==> flow/design.v <==
`timescale 1ns/10ps
module IOTDF( clk, rst, in_en, iot_in, fn_sel, busy, valid, iot_out);
input        clk;
input        rst;
input        in_en;
input  [7:0] iot_in;
input  [2:0] fn_sel;
output     busy;
output reg valid;
output reg [127:0] iot_out;
parameter GRAY2BIN = 3'b001; 
parameter FIR      = 3'b010; 
reg [9:0] counter;
reg [9:0] counter_delay1;
reg [9:0] counter_delay2;
reg [127:0] iot_data;
reg [127:0] prep_to_out;
reg [127:0] prep_to_output;
reg [127:0] wait_to;
always @(posedge clk or posedge rst) begin
    if(rst) begin
        counter <= 0;
    end else if(in_en) begin
        if (counter == 960) counter <= 0;
        else counter <= counter + 1;
    end else begin
        counter <= counter;
    end 
end
always @(posedge clk or posedge rst) begin
    if(rst) begin
        counter_delay1 <= 0;
        counter_delay2 <= 0;
    end else if(in_en) begin
        counter_delay1 <= counter;
        counter_delay2 <= counter_delay1;
    end else begin
        counter_delay1 <= counter_delay1;
        counter_delay2 <= counter_delay2;
    end
end
always @(posedge clk or posedge rst) begin
    if(rst) begin
        iot_data <= 0;
    end else if(in_en) begin
        iot_data[7:0] <= iot_in;
        iot_data[127:8] <= iot_data[119:0];
    end else begin
        iot_data <= iot_data;
    end
end
always @(posedge clk) begin
    if(!rst && in_en) begin
        wait_to <= iot_data;
    end else begin
        wait_to <= wait_to;
    end
end
integer idx;
always @(*) begin
    if(rst) begin
        prep_to_out = 0;
        prep_to_output = 0;
    end else if(in_en) begin
        if(fn_sel == GRAY2BIN) begin
            if (counter_delay1[3:0] == 15) begin
                prep_to_output = 0;
                prep_to_out[127] = iot_data[127];
                for (idx = 126; idx >= 0; idx = idx - 1) begin
                    prep_to_out[idx] = prep_to_out[idx + 1] ^ iot_data[idx];
                end
            end else begin
                prep_to_out = 0;
                prep_to_output = 0;
            end
        end else if(fn_sel == FIR) begin
            if (counter_delay1[3:0] == 15) begin
                prep_to_out = iot_data;
                prep_to_output = 0;
            end else if (counter_delay2[3:0] == 15) begin
                prep_to_out = wait_to;
                prep_to_output[127:120] = (((prep_to_out[127:120] * 8'd5) >> 3)+ 1) >> 1;
                prep_to_output[119:112] = ((((prep_to_out[119:112] * 8'd5)+(prep_to_out[127:120] * 8'd9)) >> 3)+ 1) >> 1;
                prep_to_output[111:104] = ((((prep_to_out[111:104] * 8'd5)+(prep_to_out[119:112] * 8'd9)+(prep_to_out[127:120] * 8'd2)) >>3)+ 1) >> 1;
                prep_to_output[103:96] = ((((prep_to_out[103:96] * 8'd5)+(prep_to_out[111:104] * 8'd9)+(prep_to_out[119:112] * 8'd2)) >>3)+ 1) >> 1;
                prep_to_output[95:88] = ((((prep_to_out[95:88] * 8'd5)+(prep_to_out[103:96] * 8'd9)+(prep_to_out[111:104] * 8'd2)) >>3)+ 1) >> 1;
                prep_to_output[87:80] = ((((prep_to_out[87:80] * 8'd5)+(prep_to_out[95:88] * 8'd9)+(prep_to_out[103:96] * 8'd2)) >>3)+ 1) >> 1;
                prep_to_output[79:72] = ((((prep_to_out[79:72] * 8'd5)+(prep_to_out[87:80] * 8'd9)+(prep_to_out[95:88] * 8'd2)) >>3)+ 1) >> 1;
                prep_to_output[71:64] = ((((prep_to_out[71:64] * 8'd5)+(prep_to_out[79:72] * 8'd9)+(prep_to_out[87:80] * 8'd2)) >>3)+ 1) >> 1;
                prep_to_output[63:56] = ((((prep_to_out[63:56] * 8'd5)+(prep_to_out[71:64] * 8'd9)+(prep_to_out[79:72] * 8'd2)) >>3)+ 1) >> 1;
                prep_to_output[55:48] = ((((prep_to_out[55:48] * 8'd5)+(prep_to_out[63:56] * 8'd9)+(prep_to_out[71:64] * 8'd2)) >>3)+ 1) >> 1;
                prep_to_output[47:40] = ((((prep_to_out[47:40] * 8'd5)+(prep_to_out[55:48] * 8'd9)+(prep_to_out[63:56] * 8'd2)) >>3)+ 1) >> 1;
                prep_to_output[39:32] = ((((prep_to_out[39:32] * 8'd5)+(prep_to_out[47:40] * 8'd9)+(prep_to_out[55:48] * 8'd2)) >>3)+ 1) >> 1;
                prep_to_output[31:24] = ((((prep_to_out[31:24] * 8'd5)+(prep_to_out[39:32] * 8'd9)+(prep_to_out[47:40] * 8'd2)) >>3)+ 1) >> 1;
                prep_to_output[23:16] = ((((prep_to_out[23:16] * 8'd5)+(prep_to_out[31:24] * 8'd9)+(prep_to_out[39:32] * 8'd2)) >>3)+ 1) >> 1;
                prep_to_output[15:8] = ((((prep_to_out[15:8] * 8'd5)+(prep_to_out[23:16] * 8'd9)+(prep_to_out[31:24] * 8'd2)) >>3)+ 1) >> 1;
                prep_to_output[7:0] = ((((prep_to_out[7:0] * 8'd5)+(prep_to_out[15:8] * 8'd9)+(prep_to_out[23:16] * 8'd2)) >>3)+ 1) >> 1;
            end else begin
                prep_to_out = 0;
                prep_to_output = 0;
            end
        end else begin
            prep_to_out = 0;
            prep_to_output = 0;
        end
    end else begin
        prep_to_out = 0;
        prep_to_output = 0;
    end
end
assign busy = 0;
always @(posedge clk or posedge rst) begin
    if(rst) begin
        valid <= 0;
    end else if(in_en) begin
        case(fn_sel)
            GRAY2BIN: begin
                if (counter_delay1[3:0] == 15) begin
                    valid <= 1;
                end else begin
                    valid <= 0;
                end
            end
            FIR: begin
                if (counter_delay2[3:0] == 15) begin
                    valid <= 1;
                end else begin
                    valid <= 0;
                end
            end
            default: begin
                valid <= 0;
            end
        endcase
    end
end
always @(posedge clk or posedge rst) begin
    if(rst) begin
        iot_out <= 0;
    end else if(in_en) begin
        case(fn_sel)
            GRAY2BIN: begin
                if (counter_delay1[3:0] == 15) begin
                    iot_out <= prep_to_out;
                end
            end
            FIR: begin
                if (counter_delay2[3:0] == 15) begin
                    iot_out <= prep_to_output;
                end 
            end
            default: begin
                iot_out <= 1'b0;
            end
        endcase
    end
end
endmodule
==> reports on IOTDF <==
Reports on IOTDF --
Module IOTDF before and after one edit of its RTL, step after step. Lines under "original" count in the file above, lines under "edited" in the edited file. "difference": "edited" minus "original" as printed here. "rel. change": 100 x difference / "original". Library cell names are shortened. The mark n/a stands for no value.
Inputs: top module IOTDF, clock port clk, standard-cell library sky130hd, corner tt_025C_1v80

The edit --
Unified diff, file above to edited file. The edit is scripted: it alters the design's behaviour and was not made to optimise anything.
begin of diff
@@ -1,4 +1,4 @@
 `timescale 1ns/10ps
-module IOTDF( clk, rst, in_en, iot_in, fn_sel, busy, valid, iot_out);
+module IOTDF( clk, rst, in_en, iot_in, fn_sel, busy, valid, iot_out_o);
 input        clk;
 input        rst;
@@ -8,5 +8,7 @@
 output     busy;
 output reg valid;
-output reg [127:0] iot_out;
+output reg [127:0] iot_out_o;
+reg [127:0] iot_out;
+always @(posedge clk) iot_out_o <= iot_out;
 parameter GRAY2BIN = 3'b001; 
 parameter FIR      = 3'b010; 
end of diff

Elaborated design --
Yosys after proc, flatten, opt, wreduce and memory -nomap, before mapping. Memory bits, and registers merged into a memory's read port (data or address), are not among the register bits. Print and check cells are not counted. Equal cells are merged and count once.
Storage and ports:
- output and inout port bits | original 130, edited 130, difference 0, rel. change 0.00%
- register bits after elaboration | original 403, edited 531, difference +128, rel. change +31.76%
- input port bits | original 14, edited 14, difference 0, rel. change 0.00%
Cells by class:
- bitwise gates (word level) | original 127, edited 127, difference 0, rel. change 0.00%
- reduce/logical cells | original 3, edited 3, difference 0, rel. change 0.00%
- mux-type cells | original 10, edited 10, difference 0, rel. change 0.00%
- multiply operators | original 31, edited 31, difference 0, rel. change 0.00%
- eq/ne operators | original 7, edited 7, difference 0, rel. change 0.00%
- add/subtract/negate cells | original 46, edited 46, difference 0, rel. change 0.00%
Operator kinds equal on both sides are left out: 21.

Depth --
Longest topological path by Yosys (ltp), each cell counted once; first at word level (registers and memories cut), then after technology mapping (sequential cells cut; the memories' decode and read muxes count).
Depth:
- depth after elaboration | original 130, edited 130, difference 0, rel. change 0.00%
- ABC_AREA | original 0, edited 0
- gate-level depth with buffers | original 19, edited 19, difference 0, rel. change 0.00%

After synthesis --
The flow's flattened synthesis, as Yosys stat reports it; memories are mapped. The netlist is that of the ABC_AREA named above (0 if unset); the other value can give another one.
Synthesis totals:
- mapped flip-flops | original 403, edited 531, difference +128, rel. change +31.76%
- buffers | original 70, edited 73, difference +3, rel. change +4.29%
- cell count | original 3183, edited 3319, difference +136, rel. change +4.27%
- cell area after synthesis (um^2) | original 35298.9, edited 37993.9, difference +2695.0, rel. change +7.63%
Cell types:
- dfxtp_1 | original 0, edited 128, difference +128
- xor2_1 | original 162, edited 152, difference -10, rel. change -6.17%
- o221ai_1 | original 26, edited 17, difference -9, rel. change -34.62%
- xnor3_1 | original 20, edited 28, difference +8, rel. change +40.00%
- xnor2_1 | original 265, edited 258, difference -7, rel. change -2.64%
- o21ai_0 | original 42, edited 36, difference -6, rel. change -14.29%
- nor3_1 | original 26, edited 32, difference +6, rel. change +23.08%
- o21a_1 | original 25, edited 19, difference -6, rel. change -24.00%
- a22oi_1 | original 5, edited 11, difference +6, rel. change +120.00%
- inv_1 | original 548, edited 553, difference +5, rel. change +0.91%
- nor2_1 | original 209, edited 204, difference -5, rel. change -2.39%
- clkbuf_1 | original 66, edited 71, difference +5, rel. change +7.58%
- nand3_1 | original 50, edited 54, difference +4, rel. change +8.00%
- xor2_2 | original 3, edited 6, difference +3, rel. change +100.00%
- nand2b_1 | original 2, edited 5, difference +3, rel. change +150.00%
- a221o_1 | original 0, edited 3, difference +3
- o32a_1 | original 0, edited 3, difference +3
- and3_1 | original 19, edited 17, difference -2, rel. change -10.53%
Cell types equal on both sides are left out: 19. The list need not be complete.

Path before layout --
Path of least setup slack by OpenSTA after synthesis, without wires, with an ideal clock, recovery checks aside; 20% of the period is set as input and as output delay. Where synthesis merged equal registers, the netlist keeps one of their names.
Timing post-synthesis:
- kind | original input to register, edited input to register
- from | original in rst, edited in rst
- to | original reg iot_out[66], edited reg iot_out[37]
- input delay (ns) | original 2.000, edited 2.000, difference 0.000, rel. change 0.00%
- path slack (ns) | original 0.641, edited 0.766, difference +0.125
- library setup time (ns) | original 0.065, edited 0.065, difference 0.000
- arrival time (ns) | original 9.294, edited 9.169, difference -0.125, rel. change -1.34%
- launch time at the first pin (ns) | original 2.000, edited 2.000, difference 0.000, rel. change 0.00%
- path delay (ns) | original 7.359, edited 7.234, difference -0.125, rel. change -1.70%
- clock period (ns) | original 10.0, edited 10.0, difference 0.0, rel. change 0.00%
- path buffers | original 1, edited 1, difference 0, rel. change 0.00%
- stages | original 5, edited 6, difference +1, rel. change +20.00%
- synthesis period reached (ns) | original 9.359, edited 9.234, difference -0.125, rel. change -1.34%
"path delay" = arrival - input delay + setup time. "stages": output pins that drive a net of the path, with the launching flip-flop's if there is one; two outputs of one cell count as two. "synthesis period reached" is the clock period less the worst setup slack; recovery checks do not enter. This is arithmetic on one report: input and output delays are still those of the set period (20% each). The rows between start and end are the longest chain of elaborated cells between them; the timing report does not say that the signal goes this way. Where chains are equally long, one stands for them. Each line given opens the expression or statement behind the cell; cells for indexed reads and writes are added by Yosys, which also makes memories of some case tables. At most two assigning lines are given for a register; there are more.
On the way, post-synthesis, original: path through inv_1 nand2_1 clkbuf_1 o221ai_1 o21a_1, length of the longest elaborated chain 3, elaborated cells between the ends (all ways) 5, source lines of those cells 4
Ends and longest elaborated chain, post-synthesis, original:
- from (decl) | line 4 | input        rst;
- two-way mux 128 bit | line 61 | if(rst) begin
- two-way mux 128 bit | line 148 | if (counter_delay2[3:0] == 15) begin
- parallel mux 128 bit (select 2 bit) | line 141 | case(fn_sel)
- to (assign) | line 144 | iot_out <= prep_to_out;
- to (assign) | line 149 | iot_out <= prep_to_output;
- to (decl) | line 10 | output reg [127:0] iot_out;
On the way, post-synthesis, edited: path through inv_1 nand2b_1 nor2_1 clkbuf_1 a222oi_1 inv_1, length of the longest elaborated chain 3, elaborated cells between the ends (all ways) 5, source lines of those cells 4
Ends and longest elaborated chain, post-synthesis, edited:
- from (decl) | line 4 | input        rst;
- two-way mux 128 bit | line 63 | if(rst) begin
- two-way mux 128 bit | line 150 | if (counter_delay2[3:0] == 15) begin
- parallel mux 128 bit (select 2 bit) | line 143 | case(fn_sel)
- to (assign) | line 146 | iot_out <= prep_to_out;
- to (assign) | line 151 | iot_out <= prep_to_output;
- to (decl) | line 11 | reg [127:0] iot_out;

Timing after layout --
From the final timing report of the runs of set A: the path of least setup slack in the routed layout; clock arrival at registers is part of the times.
Timing post-layout:
- kind | original register to register, edited register to register
- from | original reg wait_to[34], edited reg wait_to[27]
- to | original reg iot_out[39], edited reg iot_out[23]
- arrival time (ns) | original 5.40, edited 5.46, difference +0.06, rel. change +1.11%
- launch time at the first pin (ns) | original 0.60, edited 0.65, difference +0.05, rel. change +8.33%
- path buffers | original 0, edited 0, difference 0
- path slack (ns) | original 0.31, edited 0.29, difference -0.02
- clock period (ns) | original 5.16, edited 5.16, difference 0.00, rel. change 0.00%
- library setup time (ns) | original 0.06, edited 0.06, difference 0.00
- stages | original 20, edited 18, difference -2, rel. change -10.00%
The rows between start and end are the longest chain of elaborated cells between them; the timing report does not say that the signal goes this way. Where chains are equally long, one stands for them. At most two assigning lines are given for a register; there are more.
On the way, post-layout, original: path through edfxtp_1 ha_1 ha_1 inv_1 fa_1 fa_1 inv_1 ha_1 a21oi_1 nor2_1 nor2_1 o21bai_1 a21oi_1 o21bai_1 a21oi_1 xnor2_1 nor3b_1 xnor3_1 o221ai_1 o21a_1, length of the longest elaborated chain 8, elaborated cells between the ends (all ways) 8, source lines of those cells 5
Ends and longest elaborated chain, post-layout, original:
- from (decl) | line 19 | reg [127:0] wait_to;
- from (assign) | line 54 | wait_to <= iot_data;
- from (assign) | line 56 | wait_to <= wait_to;
- multiplier 8 x 3 -> 11 bit | line 93 | prep_to_output[39:32] = ((((prep_to_out[39:32] * 8'd5)+(prep_to_out[47:40] * 8'd9)+(prep_to_out[55:48] * 8'd2) ...
- adder 11 x 12 -> 12 bit | line 93
- adder 12 x 9 -> 12 bit | line 93
- adder 9 x 1 -> 9 bit | line 93
- two-way mux 128 bit | line 77 | if (counter_delay1[3:0] == 15) begin
- two-way mux 128 bit | line 61 | if(rst) begin
- two-way mux 128 bit | line 148 | if (counter_delay2[3:0] == 15) begin
- parallel mux 128 bit (select 2 bit) | line 141 | case(fn_sel)
- to (assign) | line 144 | iot_out <= prep_to_out;
- to (assign) | line 149 | iot_out <= prep_to_output;
- to (decl) | line 10 | output reg [127:0] iot_out;
On the way, post-layout, edited: path through edfxtp_1 ha_1 inv_1 fa_1 fa_1 fa_1 inv_1 ha_1 a21oi_1 o21bai_1 a21oi_1 o21bai_1 a21oi_1 o21bai_1 a21oi_1 xor3_1 o21ai_0 o22a_1, length of the longest elaborated chain 8, elaborated cells between the ends (all ways) 8, source lines of those cells 5
Ends and longest elaborated chain, post-layout, edited:
- from (decl) | line 21 | reg [127:0] wait_to;
- from (assign) | line 56 | wait_to <= iot_data;
- from (assign) | line 58 | wait_to <= wait_to;
- multiplier 8 x 4 -> 12 bit | line 97 | prep_to_output[23:16] = ((((prep_to_out[23:16] * 8'd5)+(prep_to_out[31:24] * 8'd9)+(prep_to_out[39:32] * 8'd2) ...
- adder 11 x 12 -> 12 bit | line 97
- adder 12 x 9 -> 12 bit | line 97
- adder 9 x 1 -> 9 bit | line 97
- two-way mux 128 bit | line 79 | if (counter_delay1[3:0] == 15) begin
- two-way mux 128 bit | line 63 | if(rst) begin
- two-way mux 128 bit | line 150 | if (counter_delay2[3:0] == 15) begin
- parallel mux 128 bit (select 2 bit) | line 143 | case(fn_sel)
- to (assign) | line 146 | iot_out <= prep_to_out;
- to (assign) | line 151 | iot_out <= prep_to_output;
- to (decl) | line 11 | reg [127:0] iot_out;

Layout results --
Both versions went through the flow (Yosys, OpenROAD) with the same settings in each pair. Constraints: input delay and output delay 20% of the set period each, output load 0.01 pF.
Flow settings, set A: CORE_UTILIZATION 40, PLACE_DENSITY 0.6, period_ns 5.16, CAP_MARGIN 20, CORE_MARGIN 2, SLEW_MARGIN 20
Results, set A:
- standard-cell area of the final layout (um^2) | original 39982.1, edited 43410.4, difference +3428.3, rel. change +8.57%
- die outline area (um^2) | original 90640.1, edited 97465.7, difference +6825.6, rel. change +7.53%
- reached clock period (ns) | original 4.853, edited 4.865, difference +0.012, rel. change +0.25%
- worst slack on setup checks (ns) | original 0.307, edited 0.295, difference -0.012
- worst hold slack in the final report (ns) | original 0.472, edited 0.361, difference -0.111
- summed negative setup slack (ns) | original 0.000, edited 0.000, difference 0.000
- post-layout utilization (%) | original 45.9, edited 45.9, difference 0.0
- area of the synthesized netlist (um^2) | original 35298.9, edited 37993.9, difference +2695.0, rel. change +7.63%
Flow settings, set B: CORE_UTILIZATION 40, GPL_ROUTABILITY_DRIVEN 1, PLACE_DENSITY_LB_ADDON 0.26, SETUP_SLACK_MARGIN 0.2, TNS_END_PERCENT 20, period_ns 3.93, CAP_MARGIN 20, CORE_MARGIN 2, SLEW_MARGIN 20
Results, set B:
- standard-cell area of the final layout (um^2) | original 47858.4, edited 50732.4, difference +2874.0, rel. change +6.01%
- die outline area (um^2) | original 90640.1, edited 97465.7, difference +6825.6, rel. change +7.53%
- reached clock period (ns) | original 4.331, edited 4.386, difference +0.055, rel. change +1.27%
- worst slack on setup checks (ns) | original -0.401, edited -0.456, difference -0.055
- worst hold slack in the final report (ns) | original 0.488, edited 0.364, difference -0.124
- summed negative setup slack (ns) | original -15.092, edited -19.726, difference -4.634
- post-layout utilization (%) | original 54.9, edited 53.6, difference -1.3
- area of the synthesized netlist (um^2) | original 35298.9, edited 37993.9, difference +2695.0, rel. change +7.63%
"reached clock period": clock period set for the run, less the worst setup slack. It is reckoned from that one timing run; input and output delays stay at 20% of the period that was set.
